==> flow/design.v <==
`timescale 1ns / 1ps
module top_module(
    input  wire        clkr,
    input  wire        rst,
    input  wire        rxr,
    input  wire [4:0]  btnr,
    output wire        spr,
    output wire [7:0]  hr,
    output wire [7:0]  mr,
    output wire [4:0]  date,
    output wire [4:0]  month,
    output wire [7:0]  year,
    output wire [6:0]  seg,
    output wire [3:0]  an,
    output wire        dp
);
    reg [4:0] btnr_prev;
    reg [4:0] btnr_sync;
    wire btn_time_edge;
    wire btn_date_edge;
    wire btn_stopwatch;
    wire btn_sw_reset;       
    wire btn_sw_startstop;   
    always @(posedge clkr) begin
        if (rst) begin
            btnr_sync <= 5'b0;
            btnr_prev <= 5'b0;
        end else begin
            btnr_sync <= btnr;
            btnr_prev <= btnr_sync;
        end
    end
    assign btn_time_edge = btnr_sync[0] && !btnr_prev[0];
    assign btn_date_edge = btnr_sync[1] && !btnr_prev[1];
    assign btn_stopwatch = btnr_sync[2];   
    assign btn_sw_reset = btnr_sync[3] && !btnr_prev[3];      
    assign btn_sw_startstop = btnr_sync[4] && !btnr_prev[4];  
    reg tx_start;
    reg [7:0] tx_data;
    wire tx_busy;
    wire tx_out;
    uart_tx #(
        .BAUD_RATE(9600),
        .CLOCK_FREQ(153_600)
    ) uart_tx_inst (
        .clk(clkr),
        .rst(rst),
        .tx_start(tx_start),
        .tx_data(tx_data),
        .tx(tx_out),
        .tx_busy(tx_busy)
    );
    assign spr = tx_out;
    reg [1:0] tx_state;
    localparam TX_IDLE = 0, TX_WAIT_BUSY = 1, TX_WAIT_DONE = 2;
    always @(posedge clkr) begin
        if (rst) begin
            tx_state <= TX_IDLE;
            tx_start <= 0;
        end else
        case(tx_state)
            TX_IDLE: begin
                tx_start <= 0;
                if (btn_time_edge) begin
                    tx_data <= 8'd0;
                    tx_start <= 1;
                    tx_state <= TX_WAIT_BUSY;
                end
                else if (btn_date_edge) begin
                    tx_data <= 8'd1;
                    tx_start <= 1;
                    tx_state <= TX_WAIT_BUSY;
                end
            end
            TX_WAIT_BUSY: begin
                tx_start <= 0;
                if (tx_busy) begin
                    tx_state <= TX_WAIT_DONE;
                end
            end
            TX_WAIT_DONE: begin
                if (!tx_busy) begin
                    tx_state <= TX_IDLE;
                end
            end
            default: tx_state <= TX_IDLE;
        endcase
    end
    wire rx_ready;
    wire [7:0] rx_data;
    uart_rx #(
        .BAUD_RATE(9600),
        .CLOCK_FREQ(153_600)
    ) uart_rx_inst (
        .clk(clkr),
        .rst(rst),
        .rx(rxr),
        .rx_ready(rx_ready),
        .rx_data(rx_data)
    );
    reg [2:0] rx_state;
    reg [1:0] byte_count;
    localparam RX_IDLE = 0, RX_TIME = 1, RX_DATE = 2;
    reg [7:0] hr_reg, mr_reg, sec_reg;
    reg [4:0] date_reg, month_reg;
    reg [7:0] year_reg;
    assign hr = hr_reg;
    assign mr = mr_reg;
    assign date = date_reg;
    assign month = month_reg;
    assign year = year_reg;
    reg [9:0] clk_1hz_counter;
    reg clk_1hz_pulse;
    always @(posedge clkr) begin
        if (rst) begin
            clk_1hz_counter <= 0;
            clk_1hz_pulse <= 0;
        end else if (clk_1hz_counter == 1_000 - 1) begin
            clk_1hz_counter <= 0;
            clk_1hz_pulse <= 1;
        end else begin
            clk_1hz_counter <= clk_1hz_counter + 1;
            clk_1hz_pulse <= 0;
        end
    end
    always @(posedge clkr) begin
        if (rst) begin
            rx_state <= RX_IDLE;
            byte_count <= 0;
            hr_reg <= 0;
            mr_reg <= 0;
            sec_reg <= 0;
            date_reg <= 0;
            month_reg <= 0;
            year_reg <= 0;
        end else
        case(rx_state)
            RX_IDLE: begin
                byte_count <= 0;
                if (btn_time_edge) begin
                    rx_state <= RX_TIME;
                end
                else if (btn_date_edge) begin
                    rx_state <= RX_DATE;
                end
                else if (clk_1hz_pulse) begin
                    if (sec_reg == 59) begin
                        sec_reg <= 0;
                        if (mr_reg == 59) begin
                            mr_reg <= 0;
                            if (hr_reg == 23) begin
                                hr_reg <= 0;
                            end else begin
                                hr_reg <= hr_reg + 1;
                            end
                        end else begin
                            mr_reg <= mr_reg + 1;
                        end
                    end else begin
                        sec_reg <= sec_reg + 1;
                    end
                end
            end
            RX_TIME: begin
                if (rx_ready) begin
                    case(byte_count)
                        2'd0: hr_reg <= rx_data;
                        2'd1: mr_reg <= rx_data;
                        2'd2: sec_reg <= rx_data;
                    endcase
                    if (byte_count == 2'd2) begin
                        rx_state <= RX_IDLE;
                    end else begin
                        byte_count <= byte_count + 1;
                    end
                end
            end
            RX_DATE: begin
                if (rx_ready) begin
                    case(byte_count)
                        2'd0: date_reg <= rx_data[4:0];
                        2'd1: month_reg <= rx_data[4:0];
                        2'd2: year_reg <= rx_data;
                    endcase
                    if (byte_count == 2'd2) begin
                        rx_state <= RX_IDLE;
                    end else begin
                        byte_count <= byte_count + 1;
                    end
                end
            end
            default: rx_state <= RX_IDLE;
        endcase
    end
    wire [6:0] seg_sw;
    wire [3:0] an_sw;
    wire dp_sw;
    stopwatch_simple sw_inst (
        .CLK100MHZ(clkr),
        .rst(rst),
        .btn_reset(btn_sw_reset),
        .btn_startstop(btn_sw_startstop),
        .seg(seg_sw),
        .an(an_sw),
        .dp(dp_sw)
    );
    wire [6:0] seg_time;
    wire [3:0] an_time;
    wire dp_time;
    reg display_mode;
    always @(posedge clkr) begin
        if (rst) begin
            display_mode <= 0;
        end else if (btn_time_edge) begin
            display_mode <= 0;   
        end else if (btn_date_edge) begin
            display_mode <= 1;   
        end
    end
    seven_seg_display display_inst (
        .clk(clkr),
        .rst(rst),
        .hr(hr_reg),
        .mr(mr_reg),
        .date(date_reg),
        .month(month_reg),
        .mode(display_mode),
        .seg(seg_time),
        .an(an_time),
        .dp(dp_time)
    );
    assign seg = btn_stopwatch ? seg_sw : seg_time;
    assign an = btn_stopwatch ? an_sw : an_time;
    assign dp = btn_stopwatch ? dp_sw : dp_time;
endmodule
module seven_seg_display(
    input wire clk,
    input wire rst,
    input wire [7:0] hr,
    input wire [7:0] mr,
    input wire [4:0] date,
    input wire [4:0] month,
    input wire mode,   
    output reg [6:0] seg,
    output reg [3:0] an,
    output wire dp
);
    assign dp = 1'b1;   
    wire [3:0] hr_tens = hr / 10;
    wire [3:0] hr_ones = hr % 10;
    wire [3:0] mr_tens = mr / 10;
    wire [3:0] mr_ones = mr % 10;
    wire [3:0] date_tens = date / 10;
    wire [3:0] date_ones = date % 10;
    wire [3:0] month_tens = month / 10;
    wire [3:0] month_ones = month % 10;
    reg [1:0] digit_select;
    reg [5:0] refresh_counter;
    always @(posedge clk) begin
        if (rst) begin
            refresh_counter <= 0;
            digit_select <= 0;
        end else begin
        refresh_counter <= refresh_counter + 1;
        if (refresh_counter == 50) begin
            refresh_counter <= 0;
            digit_select <= digit_select + 1;
        end
        end
    end
    reg [3:0] bcd_digit;
    always @(*) begin
        if (mode == 0) begin
            case(digit_select)
                2'b00: begin an = 4'b1110; bcd_digit = mr_ones; end
                2'b01: begin an = 4'b1101; bcd_digit = mr_tens; end
                2'b10: begin an = 4'b1011; bcd_digit = hr_ones; end
                2'b11: begin an = 4'b0111; bcd_digit = hr_tens; end
            endcase
        end else begin
            case(digit_select)
                2'b00: begin an = 4'b1110; bcd_digit = month_ones; end
                2'b01: begin an = 4'b1101; bcd_digit = month_tens; end
                2'b10: begin an = 4'b1011; bcd_digit = date_ones; end
                2'b11: begin an = 4'b0111; bcd_digit = date_tens; end
            endcase
        end
    end
    always @(*) begin
        case(bcd_digit)
            4'd0: seg = 7'b1000000;
            4'd1: seg = 7'b1111001;
            4'd2: seg = 7'b0100100;
            4'd3: seg = 7'b0110000;
            4'd4: seg = 7'b0011001;
            4'd5: seg = 7'b0010010;
            4'd6: seg = 7'b0000010;
            4'd7: seg = 7'b1111000;
            4'd8: seg = 7'b0000000;
            4'd9: seg = 7'b0010000;
            default: seg = 7'b1111111;
        endcase
    end
endmodule
module uart_tx #(
    parameter BAUD_RATE = 9600,
    parameter CLOCK_FREQ = 100_000_000
)(
    input wire clk,
    input wire rst,
    input wire tx_start,
    input wire [7:0] tx_data,
    output reg tx,
    output reg tx_busy
);
    localparam integer CLK_PER_BIT = CLOCK_FREQ / BAUD_RATE;
    reg [3:0] clk_count;
    reg [3:0] bit_index;
    reg [7:0] tx_data_reg;
    reg [2:0] state;
    localparam IDLE = 3'd0;
    localparam START_BIT = 3'd1;
    localparam DATA_BITS = 3'd2;
    localparam STOP_BIT = 3'd3;
    always @(posedge clk) begin
        if (rst) begin
            tx <= 1'b1;
            tx_busy <= 1'b0;
            state <= IDLE;
            clk_count <= 0;
            bit_index <= 0;
        end else
        case(state)
            IDLE: begin
                tx <= 1'b1;
                clk_count <= 0;
                bit_index <= 0;
                tx_busy <= 1'b0;
                if (tx_start) begin
                    tx_data_reg <= tx_data;
                    tx_busy <= 1'b1;
                    state <= START_BIT;
                end
            end
            START_BIT: begin
                tx <= 1'b0;
                if (clk_count < CLK_PER_BIT - 1) begin
                    clk_count <= clk_count + 1;
                end else begin
                    clk_count <= 0;
                    state <= DATA_BITS;
                end
            end
            DATA_BITS: begin
                tx <= tx_data_reg[bit_index];
                if (clk_count < CLK_PER_BIT - 1) begin
                    clk_count <= clk_count + 1;
                end else begin
                    clk_count <= 0;
                    if (bit_index < 7) begin
                        bit_index <= bit_index + 1;
                    end else begin
                        bit_index <= 0;
                        state <= STOP_BIT;
                    end
                end
            end
            STOP_BIT: begin
                tx <= 1'b1;
                if (clk_count < CLK_PER_BIT - 1) begin
                    clk_count <= clk_count + 1;
                end else begin
                    clk_count <= 0;
                    state <= IDLE;
                end
            end
            default: state <= IDLE;
        endcase
    end
endmodule
module uart_rx #(
    parameter BAUD_RATE = 9600,
    parameter CLOCK_FREQ = 100_000_000
)(
    input wire clk,
    input wire rst,
    input wire rx,
    output reg rx_ready,
    output reg [7:0] rx_data
);
    localparam integer CLK_PER_BIT = CLOCK_FREQ / BAUD_RATE;
    reg [3:0] clk_count;
    reg [3:0] bit_index;
    reg [7:0] rx_data_reg;
    reg [2:0] state;
    reg rx_sync, rx_prev;
    localparam IDLE = 3'd0;
    localparam START_BIT = 3'd1;
    localparam DATA_BITS = 3'd2;
    localparam STOP_BIT = 3'd3;
    always @(posedge clk) begin
        if (rst) begin
            rx_sync <= 1'b1;
            rx_prev <= 1'b1;
        end else begin
            rx_sync <= rx;
            rx_prev <= rx_sync;
        end
    end
    always @(posedge clk) begin
        rx_ready <= 1'b0;
        if (rst) begin
            rx_data <= 8'd0;
            state <= IDLE;
            clk_count <= 0;
            bit_index <= 0;
        end else
        case(state)
            IDLE: begin
                clk_count <= 0;
                bit_index <= 0;
                if (rx_prev == 1'b1 && rx_sync == 1'b0) begin
                    state <= START_BIT;
                end
            end
            START_BIT: begin
                if (clk_count < (CLK_PER_BIT / 2) - 1) begin
                    clk_count <= clk_count + 1;
                end else begin
                    clk_count <= 0;
                    if (rx_sync == 1'b0) begin
                        state <= DATA_BITS;
                    end else begin
                        state <= IDLE;
                    end
                end
            end
            DATA_BITS: begin
                if (clk_count < CLK_PER_BIT - 1) begin
                    clk_count <= clk_count + 1;
                end else begin
                    clk_count <= 0;
                    rx_data_reg[bit_index] <= rx_sync;
                    if (bit_index < 7) begin
                        bit_index <= bit_index + 1;
                    end else begin
                        bit_index <= 0;
                        state <= STOP_BIT;
                    end
                end
            end
            STOP_BIT: begin
                if (clk_count < CLK_PER_BIT - 1) begin
                    clk_count <= clk_count + 1;
                end else begin
                    clk_count <= 0;
                    rx_ready <= 1'b1;
                    rx_data <= rx_data_reg;
                    state <= IDLE;
                end
            end
            default: state <= IDLE;
        endcase
    end
endmodule
module stopwatch_simple(
    input  wire CLK100MHZ,
    input  wire rst,
    input  wire btn_reset,       
    input  wire btn_startstop,   
    output reg  [6:0] seg,
    output reg  [3:0] an,
    output wire dp
);
    assign dp = 1'b1;   
    reg running;
    always @(posedge CLK100MHZ) begin
        if (rst || btn_reset) begin
            running <= 0;   
        end else if (btn_startstop) begin
            running <= ~running;   
        end
    end
    reg [6:0] cnt;
    reg tick_10hz;
    always @(posedge CLK100MHZ) begin
        if (rst) begin
            cnt <= 0;
            tick_10hz <= 0;
        end else if (cnt == 100 - 1) begin   
            cnt <= 0;
            tick_10hz <= 1;
        end else begin
            cnt <= cnt + 1;
            tick_10hz <= 0;
        end
    end
    reg [5:0] seconds;   
    reg [5:0] minutes;   
    reg [3:0] centisec;  
    always @(posedge CLK100MHZ) begin
        if (rst || btn_reset) begin
            seconds <= 0;
            minutes <= 0;
            centisec <= 0;
        end else if (running && tick_10hz) begin
            if (centisec == 9) begin
                centisec <= 0;
                if (seconds == 59) begin
                    seconds <= 0;
                    if (minutes == 59) begin
                        minutes <= 0;
                    end else begin
                        minutes <= minutes + 1;
                    end
                end else begin
                    seconds <= seconds + 1;
                end
            end else begin
                centisec <= centisec + 1;
            end
        end
    end
    wire [3:0] s1 = seconds % 10;
    wire [3:0] s10 = seconds / 10;
    wire [3:0] m1 = minutes % 10;
    wire [3:0] m10 = minutes / 10;
    reg [1:0] sel;
    reg [5:0] refresh_cnt;
    always @(posedge CLK100MHZ) begin
        if (rst) begin
            refresh_cnt <= 0;
            sel <= 0;
        end else begin
        refresh_cnt <= refresh_cnt + 1;
        if (refresh_cnt == 50) begin
            refresh_cnt <= 0;
            sel <= sel + 1;
        end
        end
    end
    reg [3:0] digit;
    always @(*) begin
        case(sel)
            2'b00: begin an = 4'b1110; digit = s1; end    
            2'b01: begin an = 4'b1101; digit = s10; end   
            2'b10: begin an = 4'b1011; digit = m1; end    
            2'b11: begin an = 4'b0111; digit = m10; end   
        endcase
    end
    always @(*) begin
        case(digit)
            4'd0: seg = 7'b1000000;
            4'd1: seg = 7'b1111001;
            4'd2: seg = 7'b0100100;
            4'd3: seg = 7'b0110000;
            4'd4: seg = 7'b0011001;
            4'd5: seg = 7'b0010010;
            4'd6: seg = 7'b0000010;
            4'd7: seg = 7'b1111000;
            4'd8: seg = 7'b0000000;
            4'd9: seg = 7'b0010000;
            default: seg = 7'b1111111;
        endcase
    end
endmodule
# Step by step through the tools: top_module
# Tool output for the design above, in the order of the flow.
# Lines are those of the file above, counted from 1.
# Operators carry their Yosys type and port widths (W data, S select, Z words).
# Cell names lack the library's common part.
# The mark n/a stands for no value.
dict set report inputs {
  design {top_module}
  clk_port {clkr}
  library {sky130hd}
  corner {tt_025C_1v80}
}

# Word-level counts
# Counts by Yosys on the flattened word-level netlist (proc, flatten, opt, wreduce; memories kept). Register bits leave out memories and registers merged into their read ports (data or address). Print and check cells are left out. Cells with the same type and inputs are merged into one.
# Memory sizes are those after Yosys's memory passes, which may raise the word count (mostly to a power of two), join words into wider ones and drop unused or constant bits.
dict set report classes {
  n_addsub 18
  mul 0
  div 12
  compare 5
  n_eq 54
  shifts 3
  muxes 81
  bitwise 8
  reduce_logical 56
}
# op count
set op_table {}
lappend op_table {{$div A5 B4 Y32 const B} 2}
lappend op_table {{$mod A5 B4 Y32 const B} 2}
lappend op_table {{$div A6 B4 Y32 const B} 2}
lappend op_table {{$mod A6 B4 Y32 const B} 2}
lappend op_table {{$div A8 B4 Y32 const B} 2}
lappend op_table {{$mod A8 B4 Y32 const B} 2}
lappend op_table {{$mux W8} 21}
lappend op_table {{$pmux W4 S4} 5}
lappend op_table {{$pmux W8 S2} 3}
lappend op_table {{$mux W3} 14}
lappend op_table {{$mux W4} 10}
lappend op_table {{$ne A2 B2 Y1 const B} 19}
lappend op_table {{$reduce_and A3 Y1} 10}
lappend op_table {{$add A6 B1 Y6 const B} 4}
lappend op_table {{$eq A6 B6 Y1 const B} 4}
lappend op_table {{$add A8 B1 Y8 const B} 3}
lappend op_table {{$pmux W3 S4} 2}
lappend op_table {{$pmux W4 S2} 3}
lappend op_table {{$add A4 B1 Y4 const B} 5}
lappend op_table {{$reduce_or A2 Y1} 9}
lappend op_table {{$eq A8 B6 Y1 const B} 2}
lappend op_table {{$eq A3 B2 Y1 const B} 5}
lappend op_table {{$mux W2} 7}
lappend op_table {{$eq A2 B2 Y1 const B} 6}
lappend op_table {{$lt A4 B3 Y1 const B} 3}
lappend op_table {{$pmux W4 S3} 1}
lappend op_table {{$mux W6} 2}
lappend op_table {{$add A10 B1 Y10 const B} 1}
# Other operator kinds: 40; their cells: 86.
dict set report word_totals {
  register_bits 158
  latch_bits 0
  mem_bits_rw 0
  mem_bits_ro 224
  clocked_rd_ports_x_width 0
  memories 2
  in_bits 8
  out_inout_bits 47
  wordCells 279
}
# memory size word_bits rd wr line_no
set memory_table {}
lappend memory_table {{(name not given)} 16 7 1 0 290} ;# case(bcd_digit)
lappend memory_table {{(name not given)} 16 7 1 0 552} ;# case(digit)

# Logic depth
# Depth = most cells in a row (Yosys ltp): at word level without a register or memory, in the mapped netlist without a sequential cell, where the memories' decode and read muxes count.
dict set report depth {
  depth_word 8
  abc_area 0
  ltp_mapped 24
  depth_no_buf 22
}

# Mapped cells and area
# Source: synth_stat.txt of the flow (Yosys; design flattened, memories mapped). It holds for the ABC_AREA given above (unset counts as 0); a run with the other value may have another netlist.
# Totals and module areas in this step are rounded.
dict set report synth_totals {
  cells 1255
  yosys_area_um2 10300
  ffs 160
  buf_cells 57
}
# type count type_area_um2
set types {}
lappend types {dfxtp_1 150 3002.88}
lappend types {mux2i_1 70 700.672}
lappend types {ha_1 55 688.16}
lappend types {nor2_1 180 675.648}
lappend types {nand2_1 106 397.882}
lappend types {a21oi_1 78 390.374}
lappend types {o21ai_0 71 355.341}
lappend types {edfxtp_1 10 300.288}
lappend types {mux2_2 20 225.216}
lappend types {nand3_1 45 225.216}
lappend types {xor2_1 21 183.926}
lappend types {inv_1 43 161.405}
lappend types {a22oi_1 21 157.651}
lappend types {xnor2_1 18 157.651}
lappend types {a211oi_1 20 150.144}
lappend types {nor2b_1 24 150.144}
lappend types {nor3_1 27 135.13}
lappend types {clkbuf_1 31 116.362}
# Other cell types: 75; their cells: 265.
# The figures by module come from a second, unflattened synthesis with its own total; it is not the netlist above.
dict set report hier_totals {
  hier_cells 1270
  area_unflattened_um2 11000
}
# Rows give one instance, submodules left out.
# mod instances cells mod_area_um2 mod_seq_area_um2
set by_module {}
lappend by_module {top_module 1 390 3500 1470}
lappend by_module {stopwatch_simple 1 331 2720 661}
lappend by_module {seven_seg_display 1 322 2360 160}
lappend by_module {uart_rx 1 139 1450 701}
lappend by_module {uart_tx 1 88 947 520}

# Timing after synthesis
# Path of least setup slack by OpenSTA after synthesis, without wires, with an ideal clock, recovery checks aside; 20% of the period is set as input and as output delay. Where synthesis merged equal registers, the netlist keeps one of their names.
dict set report synth_path {
  path_kind {reg2out}
  from {register display_mode}
  to {output port seg[1]}
  clock_period_ns 10.0
  out_delay_ns 2.000
  arrival_time_ns 5.088
  t_required_ns 8.000
  setup_slack_ns 2.912
  delay_ns 5.088
  driving_pins 23
  synth_period_reached_ns 7.088
}
# "delay_ns" is the arrival time less input delay plus setup time.
# A path that ends at an output port has no setup time.
# "driving_pins": output pins that drive a net of the path, with the launching flip-flop's if there is one; two outputs of one cell count as two.
# "synth_period_reached_ns" = period - worst setup slack (recovery checks aside). The figure is calculated, with input and output delays left at 20% of the set period.
# Between the ends stands the longest chain of elaborated cells between them, by number of cells; it is not shown to be the way that was timed. Of several equally long chains one is given.
# Each line given opens the expression or statement behind the cell; cells for indexed reads and writes are added by Yosys, which also makes memories of some case tables.
# The chain passes a memory read, where the word-level depth is cut; so it can be longer than that depth.
# A register here has more assigning lines than the two given.
dict set report synth_via {
  cell_sequence {dfxtp_1 -> buf_6 -> buf_6 -> clkbuf_1 -> buf_1 -> or2_2 -> ha_1 -> o21bai_2 -> ha_1 -> nor3_2 -> a31oi_4 -> a32o_1 -> a211oi_1 -> nor2_2 -> o311a_1 -> o21ai_0 -> nand2_1 -> nor2_1 -> xnor2_1 -> mux2_2 -> ha_1 -> nand2b_1 -> a221oi_1}
  elab_chain_cells 3
  cells_between 3
  cone_classes {mux: 2; memory: 1}
}
# element line_no
set synth_lines {}
lappend synth_lines {{start: declaration} 210} ;# reg display_mode;
lappend synth_lines {{start: assignment} 213} ;# display_mode <= 0;
lappend synth_lines {{start: assignment} 215} ;# display_mode <= 0;
lappend synth_lines {{$mux W4} 273} ;# if (mode == 0) begin
lappend synth_lines {{$mem_v2 Z16 W7} 290} ;# case(bcd_digit)
lappend synth_lines {{$mux W7} 232} ;# assign seg = btn_stopwatch ? seg_sw : seg_time;
lappend synth_lines {{end: declaration} 13} ;# output wire [6:0]  seg,

# Path in the finished layout
# From the final timing report of run A: the path of least setup slack in the routed layout; clock arrival at registers is part of the times.
dict set report layout_path {
  path_kind {reg2out}
  from {register display_inst.digit_select[0]}
  to {output port seg[1]}
  clock_period_ns 10.0
  out_delay_ns 2.00
  arrival_time_ns 6.45
  t_required_ns 8.00
  setup_slack_ns 1.55
  driving_pins 18
}
# Between the ends stands the longest chain of elaborated cells between them, by number of cells; it is not shown to be the way that was timed. Of several equally long chains one is given.
# The chain passes a memory read, where the word-level depth is cut; so it can be longer than that depth.
dict set report layout_via {
  cell_sequence {dfxtp_1 -> ha_1 -> mux2_2 -> nand2b_1 -> inv_1 -> ha_1 -> a2111oi_1 -> a21oi_1 -> nor2_1 -> a21oi_1 -> o221ai_1 -> o211ai_1 -> or3_1 -> o32ai_1 -> ha_1 -> nand2b_1 -> a221oi_1 -> clkdlybuf4s50_1}
  elab_chain_cells 5
  cells_between 9
  cone_classes {eq/ne: 3; mux: 4; reduce/logical: 1; memory: 1}
}
# element line_no
set layout_lines {}
lappend layout_lines {{start: declaration} 257} ;# reg [1:0] digit_select;
lappend layout_lines {{start: assignment} 262} ;# digit_select <= 0;
lappend layout_lines {{start: assignment} 267} ;# digit_select <= digit_select + 1;
lappend layout_lines {{$eq A2 B2 Y1} 274} ;# case(digit_select)
lappend layout_lines {{$pmux W4 S4} 274}
lappend layout_lines {{$mux W4} 273} ;# if (mode == 0) begin
lappend layout_lines {{$mem_v2 Z16 W7} 290} ;# case(bcd_digit)
lappend layout_lines {{$mux W7} 232} ;# assign seg = btn_stopwatch ? seg_sw : seg_time;
lappend layout_lines {{end: declaration} 13} ;# output wire [6:0]  seg,

# Measured data: module top_module, platform sky130hd, 6 stored runs of the flow under differing settings, order arbitrary. Input and output delays are each 20% of the period that was set; the output load is 0.01 pF.
# "timing.achieved_period_ns": clock period set for the run, less the worst setup slack. It is reckoned from that one timing run; input and output delays stay at 20% of the period that was set.
# "timing.worst_path_ns": the worst setup path's part of the clock period (all of it between registers, 20% less for each end at a port) less its slack. A launch clock that arrives late makes it longer, a capture clock that arrives late makes it shorter.
# "design_power_mw": no workload was simulated; the value follows from the tool's default switching activity.
# Results are given in rounded form.
run="run A" settings CTS_CLUSTER_SIZE=48 SETUP_SLACK_MARGIN=0.88 period_ns=10.0 CAP_MARGIN=20 CORE_MARGIN=2 CORE_UTILIZATION=40 SLEW_MARGIN=20
run="run A" results synthArea_um2=10300 total_die_area_um2=27000 post_route_stdcell_area_um2=11500 fin_util_pct=45.9 setup_worst_slack_ns=1.55 tns_setup_ns=0.000 ws_hold_ns=0.428 design_power_mw=1.41 timing.achieved_period_ns=8.448 timing.worst_path_ns=6.45 worst_path_kind="reg2out"
run="run B" settings CELL_PAD_IN_SITES_DETAIL_PLACEMENT=1 CELL_PAD_IN_SITES_GLOBAL_PLACEMENT=3 CORE_MARGIN=9 CTS_CLUSTER_SIZE=41 GPL_ROUTABILITY_DRIVEN=1 GPL_TIMING_DRIVEN=1 MIN_ROUTING_LAYER="met1" PLACE_DENSITY_LB_ADDON=0.29 SETUP_SLACK_MARGIN=-0.82 SLEW_MARGIN=10 TNS_END_PERCENT=80 period_ns=10.0 CAP_MARGIN=20 CORE_UTILIZATION=40
run="run B" results synthArea_um2=10300 total_die_area_um2=31800 post_route_stdcell_area_um2=11600 fin_util_pct=45.9 setup_worst_slack_ns=1.31 tns_setup_ns=0.000 ws_hold_ns=0.430 design_power_mw=1.42 timing.achieved_period_ns=8.687 timing.worst_path_ns=6.69 worst_path_kind="reg2out"
run="run C" settings CORE_ASPECT_RATIO=0.83 CORE_MARGIN=4 CORE_UTILIZATION=61 CTS_CLUSTER_DIAMETER=153 GPL_ROUTABILITY_DRIVEN=1 MIN_ROUTING_LAYER="met1" PLACE_DENSITY=0.46 SETUP_SLACK_MARGIN=1.01 period_ns=8.83 CAP_MARGIN=20 SLEW_MARGIN=20
run="run C" results synthArea_um2=10300 total_die_area_um2=19000 post_route_stdcell_area_um2=11600 fin_util_pct=71.2 setup_worst_slack_ns=1.33 tns_setup_ns=0.000 ws_hold_ns=0.413 design_power_mw=1.65 timing.achieved_period_ns=7.504 timing.worst_path_ns=5.74 worst_path_kind="reg2out"
run="run D" settings CORE_UTILIZATION=21 CTS_CLUSTER_DIAMETER=322 PLACE_DENSITY=0.67 period_ns=9.11 CAP_MARGIN=20 CORE_MARGIN=2 SLEW_MARGIN=20
run="run D" results synthArea_um2=10300 total_die_area_um2=50700 post_route_stdcell_area_um2=11900 fin_util_pct=24.5 setup_worst_slack_ns=0.517 tns_setup_ns=0.000 ws_hold_ns=0.437 design_power_mw=1.56 timing.achieved_period_ns=8.593 timing.worst_path_ns=6.77 worst_path_kind="reg2out"
run="run E" settings CELL_PAD_IN_SITES_DETAIL_PLACEMENT=1 CELL_PAD_IN_SITES_GLOBAL_PLACEMENT=3 CORE_MARGIN=9 CTS_CLUSTER_SIZE=41 GPL_ROUTABILITY_DRIVEN=0 GPL_TIMING_DRIVEN=1 MIN_ROUTING_LAYER="met1" PLACE_DENSITY_LB_ADDON=0.29 SETUP_SLACK_MARGIN=-0.82 SLEW_MARGIN=10 TNS_END_PERCENT=50 period_ns=10.0 CAP_MARGIN=20 CORE_UTILIZATION=40
run="run E" results synthArea_um2=10300 total_die_area_um2=31800 post_route_stdcell_area_um2=11600 fin_util_pct=45.9 setup_worst_slack_ns=1.31 tns_setup_ns=0.000 ws_hold_ns=0.430 design_power_mw=1.42 timing.achieved_period_ns=8.687 timing.worst_path_ns=6.69 worst_path_kind="reg2out"
run="run F" settings CORE_UTILIZATION=40 SETUP_SLACK_MARGIN=-0.25 period_ns=8.79 CAP_MARGIN=20 CORE_MARGIN=2 SLEW_MARGIN=20
run="run F" results synthArea_um2=10300 total_die_area_um2=27000 post_route_stdcell_area_um2=11600 fin_util_pct=46.0 setup_worst_slack_ns=0.784 tns_setup_ns=0.000 ws_hold_ns=0.434 design_power_mw=1.62 timing.achieved_period_ns=8.006 timing.worst_path_ns=6.25 worst_path_kind="reg2out"
